==> flow/design.v <==
module rst_synch(clk, rst_n, RST_n);
  input RST_n, clk;
  output rst_n;
  reg ff1, ff2;
  always_ff @(negedge clk, negedge RST_n)
    if (!RST_n) begin
      ff1 <= 1'b0;
      ff2 <= 1'b0;
    end else begin
      ff1 <= 1'b1;
      ff2 <= ff1;
    end
  assign rst_n = ff2;
endmodule
module PWM11(clk, rst_n, duty, PWM_sig);
  input clk, rst_n;
  input[10:0] duty;
  output reg PWM_sig;
  reg[10:0] cnt;
  always_ff @(posedge clk, negedge rst_n)
    if (!rst_n) begin
      cnt <= 1'b0;
      PWM_sig <= 1'b0;
    end else begin
      cnt <= cnt + 1;
      PWM_sig <= cnt < duty;
    end
endmodule
module mtr_drv(clk, rst_n, lft_duty, rght_duty, DIRL, DIRR, PWML, PWMR);
  input clk, rst_n;
  input[11:0] lft_duty, rght_duty;
  output PWML, PWMR, DIRL, DIRR;
  wire[10:0] abs_rght_duty, abs_lft_duty;
  assign DIRR = rght_duty[11];
  assign abs_rght_duty = DIRR ? (~rght_duty[10:0]) : rght_duty[10:0];
  assign DIRL = lft_duty[11];
  assign abs_lft_duty = DIRL ? (~lft_duty[10:0]) : lft_duty[10:0];
  PWM11 rght_PWM(.clk(clk), .rst_n(rst_n), .duty(abs_rght_duty), .PWM_sig(PWMR));
  PWM11 lft_PWM(.clk(clk), .rst_n(rst_n), .duty(abs_lft_duty), .PWM_sig(PWML));
endmodule
module err_compute_DP(clk,en_accum,clr_accum,sub,sel,IR_R0,IR_R1,IR_R2,IR_R3,
                    IR_L0,IR_L1,IR_L2,IR_L3,error);
  input clk;							 
  input en_accum,clr_accum;				 
  input sub;							 
  input [2:0] sel;						 
  input [11:0] IR_R0,IR_R1,IR_R2,IR_R3;  
  input [11:0] IR_L0,IR_L1,IR_L2,IR_L3;  
  output reg signed [15:0] error;	 
	wire [15:0] selected_IR; 
	assign selected_IR = (sel==3'b000) ? {4'h0, IR_R0} :
						(sel==3'b001) ? {4'h0, IR_L0} :
						(sel==3'b010) ? {3'h0, IR_R1, 1'b0} :
						(sel==3'b011) ? {3'h0, IR_L1, 1'b0} :
						(sel==3'b100) ? {2'h0, IR_R2, 2'h0} :
						(sel==3'b101) ? {2'h0, IR_L2, 2'h0} :
						(sel==3'b110) ? {1'b0, IR_R3, 3'h0} :
						{1'b0, IR_L3, 3'h0};
	wire [15:0] selected_IR_comp;
	assign selected_IR_comp = sub ? (~selected_IR + 1'b1) : selected_IR;
	wire [15:0] next_error;
	assign next_error = error + selected_IR_comp;
  always_ff @(posedge clk)
    if (clr_accum)
	  error <= 16'h0000;
	else if (en_accum)
	  error <= next_error;  
endmodule
module err_compute_SM(sel, err_vld, IR_vld, clr_accum, en_accum, clk, rst_n);
	typedef enum reg [1:0] {IDLE, ERR, ACCUM} state_t;
		state_t state, nxt_state;
	input IR_vld, clk, rst_n;
	output logic err_vld, clr_accum, en_accum;
	output logic [2:0] sel;
	logic inc_sel, clr_sel;  
	always_ff @(posedge clk, negedge rst_n)
		if(!rst_n)
			state <= IDLE;
		else
			state <= nxt_state;
	always_ff @(posedge clk, negedge rst_n)
		if(!rst_n)
			sel <= 3'h0;
		else if(clr_sel)
			sel <= 3'h0;
		else if(inc_sel)
			sel <= sel + 1;
	always_comb begin
		nxt_state = IDLE;
		err_vld = 0;
		clr_accum = 0;
		en_accum = 0;
		inc_sel = 0;
		clr_sel = 0;
		case(state)
			IDLE: if(IR_vld) begin  
					nxt_state = ERR;
					clr_accum = 1;  
				end
			ERR: begin
					nxt_state = ACCUM;
					en_accum = 1;  
				end
			ACCUM: if(sel == 3'h7) begin  
					nxt_state = IDLE;
					err_vld = 1;  
					clr_sel = 1;
				end else begin  
					nxt_state = ERR;
					inc_sel = 1;  
				end
			default: nxt_state = IDLE;  
		endcase
	end
endmodule
module err_compute(error, err_vld, IR_vld, clk, rst_n, IR_R0,IR_R1,IR_R2,IR_R3,
                    IR_L0,IR_L1,IR_L2,IR_L3);
	input [11:0] IR_R0,IR_R1,IR_R2,IR_R3;
	input [11:0] IR_L0,IR_L1,IR_L2,IR_L3;
	input IR_vld, clk, rst_n;
	output reg signed [15:0] error;
	output logic err_vld;
	logic en_accum, clr_accum;
	wire [2:0] sel;	
	err_compute_SM sm(.sel(sel), .err_vld(err_vld), .IR_vld(IR_vld), .clr_accum(clr_accum), .en_accum(en_accum), .clk(clk), .rst_n(rst_n));			
	err_compute_DP datapath(.clk(clk),.en_accum(en_accum),.clr_accum(clr_accum),.sub(sel[0]),.sel(sel),.IR_R0(IR_R0),.IR_R1(IR_R1),.IR_R2(IR_R2),.IR_R3(IR_R3),
                    .IR_L0(IR_L0),.IR_L1(IR_L1),.IR_L2(IR_L2),.IR_L3(IR_L3),.error(error));
endmodule
module SPI_mstr16(clk,rst_n,SS_n,SCLK,MOSI,MISO,wrt,cmd,done,rd_data);
  input clk,rst_n;
  input wrt;
  input [15:0] cmd;
  input MISO;
  output reg done;		 
  output reg SS_n;		 
  output SCLK, MOSI;
  output [15:0] rd_data;
  typedef enum reg[1:0] {IDLE, FRNT_PRCH, MAIN, BCK_PRCH} state_t;
  state_t state, nxt_state;
  reg [15:0] shft_reg;
  reg [4:0] sclk_div;
  reg MISO_smpl;
  reg [3:0] bit_cnt;
  logic set_done,initialize,rst_sclk_div,shft,smpl;
  wire SCLK_rise_nxt, SCLK_fall_nxt;
  always @(posedge clk)
    if (initialize)
	  shft_reg <= cmd;
	else if (shft)
	  shft_reg <= {shft_reg[14:0],MISO_smpl};
  assign rd_data = shft_reg;
  assign MOSI = shft_reg[15];
  always @(posedge clk)
    if (smpl)
	  MISO_smpl <= MISO;
  always @(posedge clk)
    if (rst_sclk_div)
	  sclk_div <= 5'b10111;
	else
	  sclk_div <= sclk_div + 1;
  assign SCLK = sclk_div[4];
  assign SCLK_fall_nxt = &sclk_div;
  assign SCLK_rise_nxt = ~sclk_div[4] & &sclk_div[3:0];
  always @(posedge clk)
    if (initialize)
	  bit_cnt <= 4'b0000;
	else if (shft)
	  bit_cnt <= bit_cnt + 1;
  always @(posedge clk,negedge rst_n)
    if (!rst_n)
	  done <= 1'b0;			 
	else if (set_done)
	  done <= 1'b1;
	else if (initialize)
	  done <= 1'b0;
  always @(posedge clk,negedge rst_n)
    if (!rst_n)
	  SS_n <= 1'b1;			 
	else if (set_done)
	  SS_n <= 1'b1;
	else if (initialize)
	  SS_n <= 1'b0;
  always @(posedge clk, negedge	rst_n)
    if (!rst_n)
	  state <= IDLE;
	else
	  state <= nxt_state;
  always_comb begin
    nxt_state = IDLE;
	initialize = 0;
	rst_sclk_div = 0;
	set_done = 0;
	shft = 0;
	smpl = 0;
	case (state)
	  IDLE : begin
	    if (wrt) begin
		  initialize = 1;
		  nxt_state = FRNT_PRCH;
		end	 
        rst_sclk_div = 1;			 
	  end
	  FRNT_PRCH : begin
	    if (SCLK_rise_nxt) begin
		  smpl = 1;
		  nxt_state = MAIN;
		end else
		  nxt_state = FRNT_PRCH;
	  end
	  MAIN : begin
	    smpl = SCLK_rise_nxt;
		shft = SCLK_fall_nxt;
		if (&bit_cnt & SCLK_rise_nxt)
		  nxt_state = BCK_PRCH;
		else
		  nxt_state = MAIN;
	  end
	  BCK_PRCH : begin
	    if (SCLK_fall_nxt) begin
		  rst_sclk_div = 1;			 
		  set_done = 1;
		  shft = 1;
		  nxt_state = IDLE;
		end else
		  nxt_state = BCK_PRCH;  
	  end
	endcase
  end
endmodule
module A2D_intf(res, cnv_cmplt, strt_cnv, chnnl, SS_n, SCLK, MOSI, MISO, clk, rst_n);
typedef enum reg [1:0] {IDLE, CMD1, WAIT, CMD2} state_t;
	state_t state, nxt_state;
input strt_cnv, clk, rst_n;
input [2:0] chnnl;
output logic cnv_cmplt;
output [11:0] res;
input MISO;
output SS_n, SCLK, MOSI;
logic wrt, cmplt;
wire done;
wire [15:0] rd_data;
assign res[11:0] = ~rd_data[11:0];  
SPI_mstr16 spi(.cmd({2'b00, chnnl, 11'h000}), .wrt(wrt), .done(done), .rd_data(rd_data),
				.SS_n(SS_n), .SCLK(SCLK), .MOSI(MOSI), .MISO(MISO), .clk(clk), .rst_n(rst_n));
always_ff @(posedge clk, negedge rst_n)
	if(!rst_n)
		state <= IDLE;
	else
		state <= nxt_state;
always_comb begin
	nxt_state = IDLE;
	wrt = 0;
	cmplt = 0;
	case(state)
		IDLE: if(strt_cnv) begin   
				nxt_state = CMD1;
				wrt = 1;           
			end
		CMD1: if(done)             
				nxt_state = WAIT;
			   else
				nxt_state = CMD1;
		WAIT: begin
				nxt_state = CMD2;  
				wrt = 1;           
			end
		CMD2: if(done) begin       
				nxt_state = IDLE;
				cmplt = 1;         
			end else begin
				nxt_state = CMD2;
			end
		default: nxt_state = IDLE;
	endcase
end
always_ff @(posedge clk, negedge rst_n)
	if(!rst_n) begin
		cnv_cmplt <= 0;
	end else if(strt_cnv) begin  
		cnv_cmplt <= 0;
	end else if(cmplt) begin  
		cnv_cmplt <= 1;
	end
endmodule
module IR_intf(clk, rst_n, IR_R0, IR_R1, IR_R2, IR_R3, IR_L0, IR_L1, IR_L2, IR_L3, IR_en, IR_vld, line_present, SS_n, SCLK, MOSI, MISO);
  localparam LINE_THRES = 12'h040;
  parameter FAST_SIM = 0;
  input MISO, clk, rst_n;
  output reg [11:0] IR_R0, IR_R1, IR_R2, IR_R3, IR_L0, IR_L1, IR_L2, IR_L3;
  output logic IR_en, IR_vld, line_present;
  output SS_n, SCLK, MOSI;
  reg [17:0] tmr;
  reg [11:0] IR_max;
  logic rst_tmr, strt_cnv, clr, EN_R0, EN_R1, EN_R2, EN_R3, EN_L0, EN_L1, EN_L2, EN_L3, inc_chnnl, clr_chnnl;
  logic [2:0] chnnl;
  wire nxt_round, settled, cnv_cmplt;
  wire [11:0] res;
  typedef enum reg [2:0] { IDLE, WAIT_TMR, IR_SETTLE, START_CNV, WAIT_CNV } state_t;
  state_t state, next_state;
  A2D_intf a2d(.clk(clk), .rst_n(rst_n), .chnnl(chnnl), .strt_cnv(strt_cnv), .SS_n(SS_n), .SCLK(SCLK), .MOSI(MOSI), .MISO(MISO), .cnv_cmplt(cnv_cmplt), .res(res));
  always_ff @(posedge clk)
    if (EN_R0)
      IR_R0 <= res;
  always_ff @(posedge clk)
    if (EN_R1)
      IR_R1 <= res;
  always_ff @(posedge clk)
    if (EN_R2)
      IR_R2 <= res;
  always_ff @(posedge clk)
    if (EN_R3)
      IR_R3 <= res;
  always_ff @(posedge clk)
    if (EN_L0)
      IR_L0 <= res;
  always_ff @(posedge clk)
    if (EN_L1)
      IR_L1 <= res;
  always_ff @(posedge clk)
    if (EN_L2)
      IR_L2 <= res;
  always_ff @(posedge clk)
    if (EN_L3)
      IR_L3 <= res;
  always_ff @(posedge clk, negedge rst_n)
	if(!rst_n)
	  chnnl <= 3'b000;
    else if (clr_chnnl)
      chnnl <= 3'b000;
    else if (inc_chnnl)
      chnnl <= chnnl + 1;
  always_ff @(posedge clk, negedge rst_n)
  	if(!rst_n)
	  tmr <= 18'h00000;
    else if (rst_tmr)
      tmr <= 18'h00000;
    else
      tmr <= tmr + 1;
  always_ff @(posedge clk, negedge rst_n)
    if (!rst_n)
      state <= IDLE;
    else
      state <= next_state;
  always_ff @(posedge clk, negedge rst_n)
    if (!rst_n)
      line_present <= 1'b0;
    else if (IR_vld) begin
      if (IR_max > LINE_THRES)
        line_present <= 1'b1;
      else
        line_present <= 1'b0;
    end
  always_ff @(posedge clk,negedge rst_n)
    if(!rst_n)
      IR_max <= 12'h000;
    else if (clr)
      IR_max <= 12'h000;
    else if (cnv_cmplt && res > IR_max)
      IR_max <= res;
  always_comb begin
	next_state = IDLE;
    clr = 0;
    IR_en = 0;
    IR_vld = 0;
    rst_tmr = 0;
    strt_cnv = 0;
    inc_chnnl = 0;
    clr_chnnl = 0;
    EN_R0 = 0;
    EN_R1 = 0;
    EN_R2 = 0;
    EN_R3 = 0;
    EN_L0 = 0;
    EN_L1 = 0;
    EN_L2 = 0;
    EN_L3 = 0;
    case(state)
      default : begin
        clr = 1;
        rst_tmr = 1;
        next_state = WAIT_TMR;
      end
      WAIT_TMR : if (nxt_round) begin
        rst_tmr = 1;
        next_state = IR_SETTLE;
        clr = 1;
      end else begin
        clr = 1;
        next_state = WAIT_TMR;
      end
      IR_SETTLE : if (settled) begin
        IR_en = 1;
        clr_chnnl = 1;
        next_state = START_CNV;
      end else begin
        IR_en = 1;
        next_state = IR_SETTLE;
      end
      START_CNV : begin
        IR_en = 1;
        strt_cnv = 1;
        next_state = WAIT_CNV;
      end
      WAIT_CNV : if (cnv_cmplt) begin
        case (chnnl)
          3'b001 : EN_R1 = 1;
          3'b010 : EN_R2 = 1;
          3'b011 : EN_R3 = 1;
          3'b100 : EN_L0 = 1;
          3'b101 : EN_L1 = 1;
          3'b110 : EN_L2 = 1;
          3'b111 : EN_L3 = 1;
          default : EN_R0 = 1;
        endcase
        inc_chnnl = 1;
        if (chnnl == 3'b111) begin
		      rst_tmr = 1;
          IR_vld = 1;
          next_state = IDLE;
        end else begin
          IR_en = 1;
          next_state = START_CNV;
        end
      end else begin
        IR_en = 1;
        next_state = WAIT_CNV;
      end
    endcase
  end
  generate 
    if (FAST_SIM) begin
      assign nxt_round = &tmr[13:0];
      assign settled = &tmr[10:0];
    end else begin
      assign nxt_round = &tmr;
      assign settled = &tmr[11:0];
    end 
  endgenerate
endmodule
module PID(lft_speed, rght_speed, moving, error, err_vld, go, line_present, clk, rst_n);
	parameter FAST_SIM = 0;       
	localparam P_coeff = 7'h06;   
	localparam I_coeff = 7'h01;   
	localparam D_coeff = 7'h38;   
	output [11:0] lft_speed;      
	output [11:0] rght_speed;     
	output wire moving;           
	input [15:0] error;
	input err_vld, go, line_present;
	input clk, rst_n;
	reg [10:0] FRWRD;             
	reg signed [14:0] P_term;
	reg signed [9:0] I_term;
	reg signed [14:0] D_term;
	reg signed [14:0] P_term_flopped;
	reg signed [9:0] I_term_flopped;
	reg signed [14:0] D_term_flopped;
	wire signed [14:0] PID;
	wire [11:0] FRWRD_sum;
	wire [11:0] FRWRD_diff;
	wire incr_en;
	assign PID = go ? (P_term_flopped + {{5{I_term_flopped[9]}},I_term_flopped} + D_term_flopped) : 15'h0000;
	assign moving = (FRWRD > 11'h080) ? 1'b1 : 1'b0;  
	assign lft_speed = moving ? FRWRD_sum : {1'b0, FRWRD};  
	assign rght_speed = moving ? FRWRD_diff : {1'b0, FRWRD};  
	assign FRWRD_sum = {1'b0, FRWRD} + PID[14:3];  
	assign FRWRD_diff = {1'b0, FRWRD} - PID[14:3];
	assign incr_en = err_vld && ~&FRWRD[9:8];  
	always_ff @(posedge clk) begin
		P_term_flopped <= P_term;
		I_term_flopped <= I_term;  
		D_term_flopped <= D_term;
	end
	generate
		if(FAST_SIM) begin
			always_ff @(posedge clk, negedge rst_n)
				if(!rst_n)
					FRWRD <= 11'h000;
				else if(!go)
					FRWRD <= 11'h000;
				else if(incr_en)
					FRWRD <= FRWRD + 6'h20;
		end else begin
			always_ff @(posedge clk, negedge rst_n)
				if(!rst_n)
					FRWRD <= 11'h000;
				else if(!go)
					FRWRD <= 11'h000;
				else if(incr_en)
					FRWRD <= FRWRD + 6'h04;
		end
	endgenerate
	wire signed [10:0] err_sat;
	assign err_sat = (!error[15] && |error[14:10]) ? 11'h3ff :
						(error[15] && ~&error[14:10]) ? 11'h400 :
						error[10:0];
	assign P_term = $signed(P_coeff)*err_sat;  
	logic [10:0] err_sat_flopped, prev_err;
	wire [10:0] D_diff;
	wire signed [7:0] D_diff_sat;
	always_ff @(posedge clk, negedge rst_n)
		if(!rst_n) begin
			err_sat_flopped <= 11'h000;
			prev_err <= 11'h000;
		end else if(err_vld) begin
			err_sat_flopped <= err_sat;
			prev_err <= err_sat_flopped;
		end
	assign D_diff = err_sat - prev_err;
	assign D_diff_sat = (!D_diff[10] && |D_diff[9:7]) ? 8'h7f :
						(D_diff[10] && ~&D_diff[9:7]) ? 8'h80 :
						D_diff[7:0];
	assign D_term = $signed(D_coeff)*D_diff_sat;
	logic signed [15:0] integrator;
    logic [15:0] ext_err_sat;  
    logic [15:0] temp_sum;  
    logic [15:0] res_sum;  
    logic overflow_sel;  
    logic res_sel;  
    assign ext_err_sat = { {5{err_sat[10]}}, err_sat[10:0] };
    assign temp_sum = integrator + ext_err_sat;  
    assign res_sum = (~overflow_sel && err_vld) ? temp_sum : integrator;  
	assign I_term = $signed(I_coeff)*integrator[15:6];
    always_ff @(posedge clk, negedge rst_n)
        if (!rst_n)
            integrator <= 0;
        else if (res_sel)
            integrator <= 0;
        else
            integrator <= res_sum;
    always_comb begin
        overflow_sel = 0;
        if (ext_err_sat[15] == integrator[15] && ext_err_sat[15] != temp_sum[15]) begin
            overflow_sel = 1;
        end
    end
    logic prev_line;  
    always_ff @(posedge clk, negedge rst_n)
        if (!rst_n) 
            prev_line <= 0;
        else
            prev_line <= line_present;
    logic pos_edge;  
    assign pos_edge = (prev_line == 0) && (line_present == 1);
    assign res_sel = pos_edge | (~go) | (~moving);
endmodule
module UART_rcv(rdy, rx_data, clr_rdy, RX, clk, rst_n);
typedef enum reg [1:0] {IDLE, START, RXS} state_t;
	state_t state, nxt_state;
input clk, rst_n;
input clr_rdy;
output [7:0] rx_data;
input RX;
output reg rdy;
reg [12:0] baud_cnt;
reg [3:0] bit_cnt;
reg [8:0] rx_shft_reg;
reg RX_metastable, RX_stable, RX_previous;
reg start, shift, receiving, set_rdy;  
always_ff @(posedge clk)
	if(start)
		bit_cnt <= 4'h0;
	else if(shift)
		bit_cnt <= bit_cnt+1;
always_ff @(posedge clk)
	if(start)
		baud_cnt <= 13'h0000;
	else if(shift)
		baud_cnt <= 13'h0000;
	else if(receiving)
		baud_cnt <= baud_cnt+1;
assign shift = (baud_cnt == 13'h1458);  
always_ff @(posedge clk)
	RX_metastable <= RX;
always_ff @(posedge clk) begin
	RX_stable <= RX_metastable;
	RX_previous <= RX_stable;  
end
always_ff @(posedge clk)
	if(shift)
		rx_shft_reg <= {RX_stable, rx_shft_reg} >> 1;  
assign rx_data = rx_shft_reg;
always_ff @(posedge clk, negedge rst_n)
	if(!rst_n)
		rdy <= 1'b0;
	else if(clr_rdy || start)
		rdy <= 1'b0;
	else if(set_rdy)
		rdy <= 1'b1;
always_ff @(posedge clk, negedge rst_n)
	if(!rst_n)
		state <= IDLE;
	else
		state <= nxt_state;
always_comb begin
	nxt_state = IDLE;
	start = 0;
	receiving = 0;
	set_rdy = 0;
	case(state)
		IDLE: if(!RX_stable && RX_previous) begin  
				nxt_state = START;
				start = 1;
			end
		START: begin
			nxt_state = RXS;
			receiving = 1;
			end
		RXS: if(bit_cnt == 4'h9) begin  
				nxt_state = IDLE;
				set_rdy = 1;
			end else begin
				nxt_state = RXS;
				receiving = 1;
			end
		default: nxt_state = IDLE;  
	endcase
end
endmodule
module UART_wrapper(cmd_rdy, clr_cmd_rdy, cmd, RX, clk, rst_n);
typedef enum reg [1:0] {BYTE1, BYTE2} state_t;
	state_t state, nxt_state;
input clr_cmd_rdy, RX, clk, rst_n;
output logic [15:0] cmd;
output logic cmd_rdy;
wire rx_rdy;
wire [7:0] rx_data;
logic clr_rx_rdy, set_cmd_rdy, shft_byte;
UART_rcv UART_rx(.clk(clk),.rst_n(rst_n),.RX(RX),.rdy(rx_rdy),.rx_data(rx_data),.clr_rdy(clr_rx_rdy));
always_ff @(posedge clk)
	if(shft_byte)
		cmd <= {cmd[7:0],rx_data[7:0]};  
always_ff @(posedge clk, negedge rst_n)
	if(!rst_n)
		state <= BYTE1;
	else
		state <= nxt_state;
always_comb begin
	nxt_state = BYTE1;
	clr_rx_rdy = 0;
	shft_byte = 0;
	set_cmd_rdy = 0;
	case(state)
		BYTE1: if(rx_rdy) begin  
			shft_byte = 1;  
			clr_rx_rdy = 1;  
			nxt_state = BYTE2;
		end
		BYTE2: if(rx_rdy) begin  
			shft_byte = 1;  
			clr_rx_rdy = 1;  
			set_cmd_rdy = 1;  
			nxt_state = BYTE1;
		end else
			nxt_state = BYTE2;
		default: nxt_state = BYTE1;
	endcase
end
always_ff @(posedge clk, negedge rst_n)
	if(!rst_n)
		cmd_rdy <= 0;
	else if(clr_cmd_rdy)
		cmd_rdy <= 0;
	else if(set_cmd_rdy)
		cmd_rdy <= 1;
endmodule
module cmd_proc(clk,rst_n,BMPL_n,BMPR_n,go,err_opn_lp,line_present,buzz,RX);
input clk,rst_n,BMPL_n,BMPR_n,RX,line_present;
output logic go;
output logic buzz;
output reg [15:0] err_opn_lp;
logic last_veer_right, nxt_cmd, cmd_rdy, cap_cmd, rst_tmr;
logic [15:0] cmd;
logic [1:0] cmd_reg;
logic [15:0] cmd_shft_reg;
logic [25:0] tmr;
logic REV_tmr1, REV_tmr2, BMP_DBNC_tmr;
logic shft;
logic en_buzz;
logic [14:0] buzz_cntr;
parameter FAST_SIM = 0;
UART_wrapper UART(.cmd(cmd), .cmd_rdy(cmd_rdy), .clr_cmd_rdy(cap_cmd), .RX(RX), .clk(clk), .rst_n(rst_n));
always_ff @(posedge clk, negedge rst_n)begin 
	if(!rst_n)
		cmd_shft_reg[15:0] <= 16'h0000;
	else if(cap_cmd) begin 
		cmd_shft_reg[15:0] <= cmd[15:0];
	end else if(shft) begin 
		cmd_shft_reg[15:0] <= {2'b0 , cmd_shft_reg[15:2]}; 
	end 
end 
assign cmd_reg[1:0] = cmd_shft_reg[1:0];
always_ff@(posedge clk, negedge rst_n) begin 
	if(!rst_n)
		buzz_cntr <= 15'b000000000000000;
	else if(en_buzz)
		buzz_cntr <= buzz_cntr + 1;
end 
assign buzz = buzz_cntr[14];
always_ff @(posedge clk, negedge rst_n) begin 
	if(!rst_n)
		last_veer_right <= 0;
	else if(nxt_cmd)
		last_veer_right <= cmd_reg[0];
end 
always_ff @(posedge clk, negedge rst_n) begin
	if(!rst_n)
		tmr <= 0;
	else if(rst_tmr)
		tmr <= 0;
	else
		tmr <= tmr + 1;
end 
typedef enum reg [3:0] { IDLE, READY, CLR_GO, ASSERT_ERR_OPN_LP_1,ASSERT_ERR_OPN_LP_2, RST_ERR_OPN_LP, ASSERT_LFT_RGHT_ERR,BUZZ_100MS, BUZZ, REGULAR_VEER} state_t;
state_t state, next_state;
  always_ff @(posedge clk, negedge rst_n)
    if (!rst_n)
      state <= IDLE;
    else
      state <= next_state;
assign shft = nxt_cmd;
always_comb begin 
	next_state = IDLE;
	nxt_cmd = 0;
	cap_cmd = 0;
	err_opn_lp = 0;
	go = 0;
	rst_tmr = 0;
	en_buzz = 0;
	case (state) 
	IDLE : begin 
		if(cmd_rdy && line_present) begin 
			next_state = READY;
			cap_cmd = 1;
			go = 1;
		end else
			next_state = IDLE;
	end 
	READY : begin
		cap_cmd = 0;
		if(line_present) begin 
			if(!BMPL_n || !BMPR_n) begin 
				go = 0;
				rst_tmr = 1;
				en_buzz = 1;
				next_state = BUZZ_100MS;
				if(BMPL_n && BMPR_n)
					next_state = READY;
				else
					next_state = BUZZ;
			end else begin
				go = 1;
				next_state = READY;
			end
		end else if(cmd_shft_reg[1:0] == 2'b11) begin 
			go = 0;
			rst_tmr = 1;
			next_state = ASSERT_ERR_OPN_LP_1;
		end else if(|cmd_shft_reg[1:0]) begin
			go = 1;
			rst_tmr = 1;
			next_state = REGULAR_VEER;
		end else begin 
			go = 0;
			rst_tmr = 1;
			next_state = IDLE;
		end 
	end
	REGULAR_VEER : begin
		go = 1;
		if(cmd_shft_reg[0]) begin
			err_opn_lp = 16'h340;
			next_state = REGULAR_VEER;
		end else begin
			err_opn_lp = -16'h340;
			next_state = REGULAR_VEER;
		end 
		if(line_present) begin 
			nxt_cmd = 1;
			next_state = READY;
		end else
			next_state = REGULAR_VEER;
	end
	ASSERT_ERR_OPN_LP_1 : begin 
		go = 1;
		if(!last_veer_right) begin 
			if(!REV_tmr1) begin 
				err_opn_lp = -16'h1E0;
				next_state = ASSERT_ERR_OPN_LP_1;
			end else begin 
				go = 0;
				rst_tmr = 1;
				next_state = ASSERT_ERR_OPN_LP_2;
			end 
		end else begin 
			if(!REV_tmr1) begin 
				err_opn_lp = 16'h1E0;
				next_state = ASSERT_ERR_OPN_LP_1;
			end else begin 
				go = 0;
				rst_tmr = 1;
				next_state = ASSERT_ERR_OPN_LP_2;
			end 
		end
	end 
	ASSERT_ERR_OPN_LP_2 : begin 
		go = 1;
		if(!last_veer_right) begin 
			if(!REV_tmr2) begin 
				err_opn_lp = 16'h380;
				next_state = ASSERT_ERR_OPN_LP_2;
			end else begin 
				rst_tmr = 1;
				next_state = RST_ERR_OPN_LP;
			end 
		end else begin 
			if(!REV_tmr2) begin 
				err_opn_lp = -16'h380;
				next_state = ASSERT_ERR_OPN_LP_2;
			end else begin 
				rst_tmr = 1;
				next_state = RST_ERR_OPN_LP;
			end 
		end
	end 
	RST_ERR_OPN_LP : begin
		go = 1; 
		err_opn_lp = 0;
		if(line_present) begin
			nxt_cmd = 1;
			next_state = READY;
		end	else
			next_state = RST_ERR_OPN_LP;
	end 
	BUZZ_100MS : begin
		en_buzz = 1;
		if(BMP_DBNC_tmr) begin 
			if(BMPL_n && BMPR_n) begin 
				en_buzz = 0;
				next_state = READY;
			end else begin 
				next_state = BUZZ;
			end
		end else
			next_state = BUZZ_100MS;
	end 
	BUZZ : begin
		en_buzz = 1;
		if(BMPL_n && BMPR_n) begin 
			en_buzz = 0;
			next_state = READY;
		end else begin 
			next_state = BUZZ;
		end
	end 
	endcase
end 
 generate 
    if (FAST_SIM) begin
      assign REV_tmr1 = tmr[20:16] == 5'h0A ? 1'b1 : 1'b0;
      assign REV_tmr2 = tmr[20:16] == 5'h10 ? 1'b1 : 1'b0;
	  assign BMP_DBNC_tmr = &tmr[16:0];
    end else begin
      assign REV_tmr1 = tmr[20:16] == 5'h16 ? 1'b1 : 1'b0;
      assign REV_tmr2 = tmr[25:21] == 5'h1F ? 1'b1 : 1'b0;
	  assign BMP_DBNC_tmr = &tmr[21:0];
    end 
  endgenerate
endmodule 
module MazeRunner(clk,RST_n,SS_n,MOSI,MISO,SCLK,PWMR,PWML,
                  DIRR,DIRL,IR_EN,BMPL_n,BMPR_n,buzz,
				  buzz_n,RX,LED);
  input clk;		 
  input RST_n;		 
  output SS_n;		 
  output MOSI;		 
  output SCLK;		 
  input MISO;		 
  output PWMR;		 
  output PWML;		 
  output DIRR;		 
  output DIRL;		 
  output IR_EN;		 
  input BMPL_n;		 
  input BMPR_n;		 
  output buzz;		 
  output buzz_n;
  input RX;			 
  output [7:0] LED;	 
  wire rst_n;		 
  wire send_resp;	 
  wire cmd_rdy;		 
  wire [15:0] cmd;	 
  wire clr_cmd_rdy;	 
  wire [11:0] IR_R0,IR_R1,IR_R2,IR_R3;
  wire [11:0] IR_L0,IR_L1,IR_L2,IR_L3;
  wire moving;
  wire IR_vld;					 
  wire line_present;		 
  wire err_vld;				 
  wire go;
  wire [15:0] err_raw;		 
  wire [15:0] err_opn_lp;	 
  wire [15:0] error;		 
  wire signed [11:0] lft_spd,rght_spd;
  wire bmp_raw;				 
  localparam FAST_SIM = 1;		 
  rst_synch iRST(.clk(clk),.RST_n(RST_n),.rst_n(rst_n));
  mtr_drv iDRV(.clk(clk), .rst_n(rst_n), .lft_duty(lft_spd), .rght_duty(rght_spd), .DIRL(DIRL), .DIRR(DIRR), .PWML(PWML), .PWMR(PWMR));
  IR_intf #(.FAST_SIM(FAST_SIM)) iINTF(.clk(clk), .rst_n(rst_n), .IR_R0(IR_R0), .IR_R1(IR_R1), .IR_R2(IR_R2), .IR_R3(IR_R3), .IR_L0(IR_L0), .IR_L1(IR_L1), .IR_L2(IR_L2), .IR_L3(IR_L3), .IR_en(IR_EN), .IR_vld(IR_vld), .line_present(line_present), .SS_n(SS_n), .SCLK(SCLK), .MOSI(MOSI), .MISO(MISO));
  err_compute iERR(.error(err_raw), .err_vld(err_vld), .IR_R0(IR_R0), .IR_L0(IR_L0), .IR_R1(IR_R1), .IR_L1(IR_L1), .IR_R2(IR_R2), .IR_L2(IR_L2), .IR_R3(IR_R3), .IR_L3(IR_L3), .IR_vld(IR_vld), .clk(clk), .rst_n(rst_n));
  cmd_proc #(FAST_SIM) iCMDPROC(.clk(clk), .rst_n(rst_n), .BMPL_n(BMPL_n), .BMPR_n(BMPR_n), .go(go), .err_opn_lp(err_opn_lp), .line_present(line_present), .buzz(buzz), .RX(RX));
  assign buzz_n = ~buzz;
  assign error = (line_present) ? err_raw : err_opn_lp;	 
  PID #(.FAST_SIM(FAST_SIM)) iPID(.clk(clk), .rst_n(rst_n), .lft_speed(lft_spd), .rght_speed(rght_spd), .moving(moving), .error(error), .err_vld(err_vld), .go(go), .line_present(line_present));
  assign LED = 0;  
endmodule
---- Step by step through the tools: MazeRunner ----
Tool output for the design above before and after an edit, in the order of the flow.
Lines under "original" count in the file above, lines under "edited" in the edited file.
"change" is "edited" less "original", of the values as shown; "relative change" is that difference over "original", in percent.
Library cell names are shortened.
A cell with - has no value.
set-up
  top ..................................... MazeRunner
  clock port .............................. clk
  standard-cell library ................... sky130hd
  corner .................................. tt_025C_1v80

---- The edit ----
Unified diff, file above to edited file.
The edited RTL no longer does the same as the RTL above: the edit was made by script, with no optimisation intended.
begin of diff
@@ -241,6 +241,14 @@
 wire [15:0] rd_data;
 assign res[11:0] = ~rd_data[11:0];  
-SPI_mstr16 spi(.cmd({2'b00, chnnl, 11'h000}), .wrt(wrt), .done(done), .rd_data(rd_data),
-				.SS_n(SS_n), .SCLK(SCLK), .MOSI(MOSI), .MISO(MISO), .clk(clk), .rst_n(rst_n));
+wire MOSI_m, MOSI_s;
+wire [15:0] rd_data_m, rd_data_s;
+wire done_m, done_s;
+SPI_mstr16 spi(.cmd({2'b00, chnnl, 11'h000}), .wrt(wrt), .done(done_m), .rd_data(rd_data_m),
+				.SS_n(SS_n), .SCLK(SCLK), .MOSI(MOSI_m), .MISO(MISO), .clk(clk), .rst_n(rst_n));
+SPI_mstr16 spi_alt (.cmd({2'b00, chnnl, 11'h000}), .wrt(~wrt), .done(done_s), .rd_data(rd_data_s),
+    .MOSI(MOSI_s), .MISO(MISO), .clk(clk), .rst_n(rst_n));
+assign MOSI = MOSI_m ^ MOSI_s;
+assign rd_data = rd_data_m ^ rd_data_s;
+assign done = done_m ^ done_s;
 always_ff @(posedge clk, negedge rst_n)
 	if(!rst_n)
end of diff

---- Word level ----
Counts by Yosys on the flattened word-level netlist (proc, flatten, opt, wreduce; memories kept). Register bits leave out memories and registers merged into their read ports (data or address). Print and check cells are left out.
cells by class
  element                           original  edited  change  relative change (%)
  add/subtract/negate cells         20        22      +2      +10.00
  reductions and logical operators  65        76      +11     +16.92
  bitwise gates (word level)        14        20      +6      +42.86
  div/mod/pow operators             0         0       0       -
  shifts and indexed selects        0         0       0       -
  $lt $le $gt $ge                   5         5       0       0.00
  muxes and demuxes                 172       189     +17     +9.88
  equality and inequality tests     44        47      +3      +6.82
  $mul                              2         2       0       0.00
operators with widths
  cell                                                                    original  edited  change  relative change (%)
  1-bit 2-to-1 mux                                                        93        100     +7      +7.53
  2-bit OR reduction                                                      9         12      +3      +33.33
  1-bit parallel mux with 3-bit select                                    7         10      +3      +42.86
  2-bit nonzero test                                                      10        12      +2      +20.00
  2-bit equality test (second input constant)                             7         9       +2      +28.57
  2-bit 2-to-1 mux                                                        7         9       +2      +28.57
  1-bit parallel mux with 2-bit select                                    6         8       +2      +33.33
  3-bit OR reduction                                                      6         8       +2      +33.33
  1-bit bitwise AND                                                       2         4       +2      +100.00
  4-bit AND reduction                                                     2         4       +2      +100.00
  1-bit bitwise XOR                                                       0         2       +2      -
  16-bit 2-to-1 mux                                                       12        13      +1      +8.33
  1-bit NOT                                                               6         7       +1      +16.67
  2-bit zero test                                                         5         6       +1      +20.00
  2-bit by 1-bit equality test with 1-bit output (second input constant)  4         5       +1      +25.00
  4-bit by 1-bit adder with 4-bit output (second input constant)          2         3       +1      +50.00
  2-bit parallel mux with 4-bit select                                    2         3       +1      +50.00
  5-bit AND reduction                                                     2         3       +1      +50.00
  5-bit by 1-bit adder with 5-bit output (second input constant)          1         2       +1      +100.00
  14-bit 2-to-1 mux                                                       1         2       +1      +100.00
  12-bit bitwise XOR                                                      0         1       +1      -
Operator kinds equal on both sides are left out: 64.
storage and ports
  element                          original  edited  change  relative change (%)
  bits in latches                  0         0       0       -
  elaborated cells                 378       424     +46     +12.17
  output and inout port bits       18        18      0       0.00
  word width x clocked read ports  0         0       0       -
  register bits after elaboration  411       440     +29     +7.06
  bits of input ports              6         6       0       0.00
  bits in read-only memories       0         0       0       -
  memories                         0         0       0       -
  memory bits (writable)           0         0       0       -

---- Logic depth ----
Depth = most cells in a row (Yosys ltp): at word level without a register or memory, in the mapped netlist without a sequential cell, where the memories' decode and read muxes count.
logic depth
  element                        original  edited  change  relative change (%)
  word-level depth               19        19      0       0.00
  ABC_AREA                       0         0       -       -
  gate-level depth with buffers  29        31      +2      +6.90

---- Netlist ----
Source: synth_stat.txt of the flow (Yosys; design flattened, memories mapped). It holds for the ABC_AREA given above (unset counts as 0); a run with the other value may have another netlist.
synthesis totals
  element                            original  edited   change   relative change (%)
  cell count                         2176      2287     +111     +5.10
  sequential part of the area (µm²)  10405.0   11091.9  +686.9   +6.60
  buffer cells                       69        79       +10      +14.49
  synthesis area (µm²)               22011.1   23333.6  +1322.5  +6.01
  flip-flops                         409       440      +31      +7.58
cell types
  cell type  original  edited  change  relative change (%)
  nand2_1    213       267     +54     +25.35
  xnor2_1    113       137     +24     +21.24
  dfxtp_1    93        115     +22     +23.66
  o21ai_0    100       83      -17     -17.00
  inv_1      139       124     -15     -10.79
  a21oi_1    137       124     -13     -9.49
  a22o_1     6         16      +10     +166.67
  buf_2      2         12      +10     +500.00
  xor2_1     65        74      +9      +13.85
  ha_1       163       170     +7      +4.29
  nand2b_1   29        36      +7      +24.14
  o21bai_1   17        10      -7      -41.18
  o211ai_1   10        3       -7      -70.00
  nor2_1     192       187     -5      -2.60
  clkbuf_1   53        48      -5      -9.43
  a21o_1     34        39      +5      +14.71
  nor3_1     33        38      +5      +15.15
  a32oi_1    8         3       -5      -62.50
Cell types equal on both sides are left out: 13.
Not every row of either side is listed.
The figures by module come from a second, unflattened synthesis with its own total; it is not the netlist above.
unflattened totals
  element                                  original  edited   change   relative change (%)
  cell total of the unflattened synthesis  2162      2261     +99      +4.58
  area (unflattened synthesis) (µm²)       23117.2   24627.4  +1510.2  +6.53
Each row is one instance without its submodules.
modules, original
  module                 seq. area (µm²)  area (µm²)  cells  times used
  PID (FAST_SIM=1)       1826.8           6595.1      718    1
  IR_intf (FAST_SIM=1)   3759.9           5082.4      338    1
  cmd_proc (FAST_SIM=1)  1527.7           3037.9      322    1
  err_compute_DP         320.3            2444.8      282    1
  UART_rcv               772.0            1430.1      132    1
  PWM11                  300.3            711.9       70     2
  SPI_mstr16             843.3            1413.9      99     1
  UART_wrapper           556.8            595.6       24     1
  MazeRunner             0.0              316.6       28     1
  err_compute_SM         151.4            257.7       19     1
  A2D_intf               126.4            235.2       31     1
  mtr_drv                0.0              230.2       26     1
  rst_synch              50.0             53.8        3      1
  err_compute            0.0              0.0         0      1
modules, edited
  module                 seq. area (µm²)  area (µm²)  cells  times used
  PID (FAST_SIM=1)       1826.8           6595.1      718    1
  IR_intf (FAST_SIM=1)   3759.9           5082.4      338    1
  cmd_proc (FAST_SIM=1)  1527.7           3037.9      322    1
  SPI_mstr16             843.3            1413.9      99     2
  err_compute_DP         320.3            2444.8      282    1
  UART_rcv               772.0            1430.1      132    1
  PWM11                  300.3            711.9       70     2
  UART_wrapper           556.8            595.6       24     1
  A2D_intf               126.4            331.6       31     1
  MazeRunner             0.0              316.6       28     1
  err_compute_SM         151.4            257.7       19     1
  mtr_drv                0.0              230.2       26     1
  rst_synch              50.0             53.8        3      1
  err_compute            0.0              0.0         0      1

---- Measured runs ----
Both versions went through the flow (Yosys, OpenROAD) with the same settings in each pair. Constraints: input delay and output delay 20% of the set period each, output load 0.01 pF.
settings, pair A
  CORE_UTILIZATION ........................ 40
  PLACE_DENSITY ........................... 0.6
  period_ns ............................... 10.0
  CAP_MARGIN .............................. 20
  CORE_MARGIN ............................. 2
  SLEW_MARGIN ............................. 20
results, pair A
  element                                    original  edited   change   relative change (%)
  period reached (ns)                        7.752     8.210    +0.458   +5.91
  total power after layout (µW)              3467      3813     +346     +9.98
  utilization of the finished layout (%)     45.1      45.1     0.0      -
  final setup TNS (ns)                       0.000     0.000    0.000    -
  cell area after synthesis (µm²)            22011.1   23333.6  +1322.5  +6.01
  standard-cell area after layout (µm²)      24415.9   26004.9  +1589.0  +6.51
  die size (µm²)                             56920.4   60282.5  +3362.1  +5.91
  worst hold slack in the final report (ns)  0.305     0.305    0.000    -
  setup slack of the worst path (ns)         2.248     1.790    -0.458   -
settings, pair B
  CAP_MARGIN .............................. 20
  CELL_PAD_IN_SITES_DETAIL_PLACEMENT ...... 1
  CORE_UTILIZATION ........................ 27
  MIN_ROUTING_LAYER ....................... met2
  PLACE_DENSITY_LB_ADDON .................. 0.17
  SETUP_SLACK_MARGIN ...................... 0.47
  period_ns ............................... 10.9
  CORE_MARGIN ............................. 2
  SLEW_MARGIN ............................. 20
results, pair B
  element                                    original  edited   change   relative change (%)
  period reached (ns)                        8.363     8.504    +0.141   +1.69
  total power after layout (µW)              3381      3688     +307     +9.08
  utilization of the finished layout (%)     31.1      31.3     +0.2     -
  final setup TNS (ns)                       0.000     0.000    0.000    -
  cell area after synthesis (µm²)            22011.1   23333.6  +1322.5  +6.01
  standard-cell area after layout (µm²)      25080.3   26773.2  +1692.9  +6.75
  die size (µm²)                             83821.8   88789.1  +4967.3  +5.93
  worst hold slack in the final report (ns)  0.303     0.297    -0.006   -
  setup slack of the worst path (ns)         2.537     2.396    -0.141   -
"period reached" means the clock period less the worst setup slack. The figure is calculated, with input and output delays left at 20% of the set period.
"total power after layout" rests on the timing tool's default activity at the inputs, not on a simulated workload.
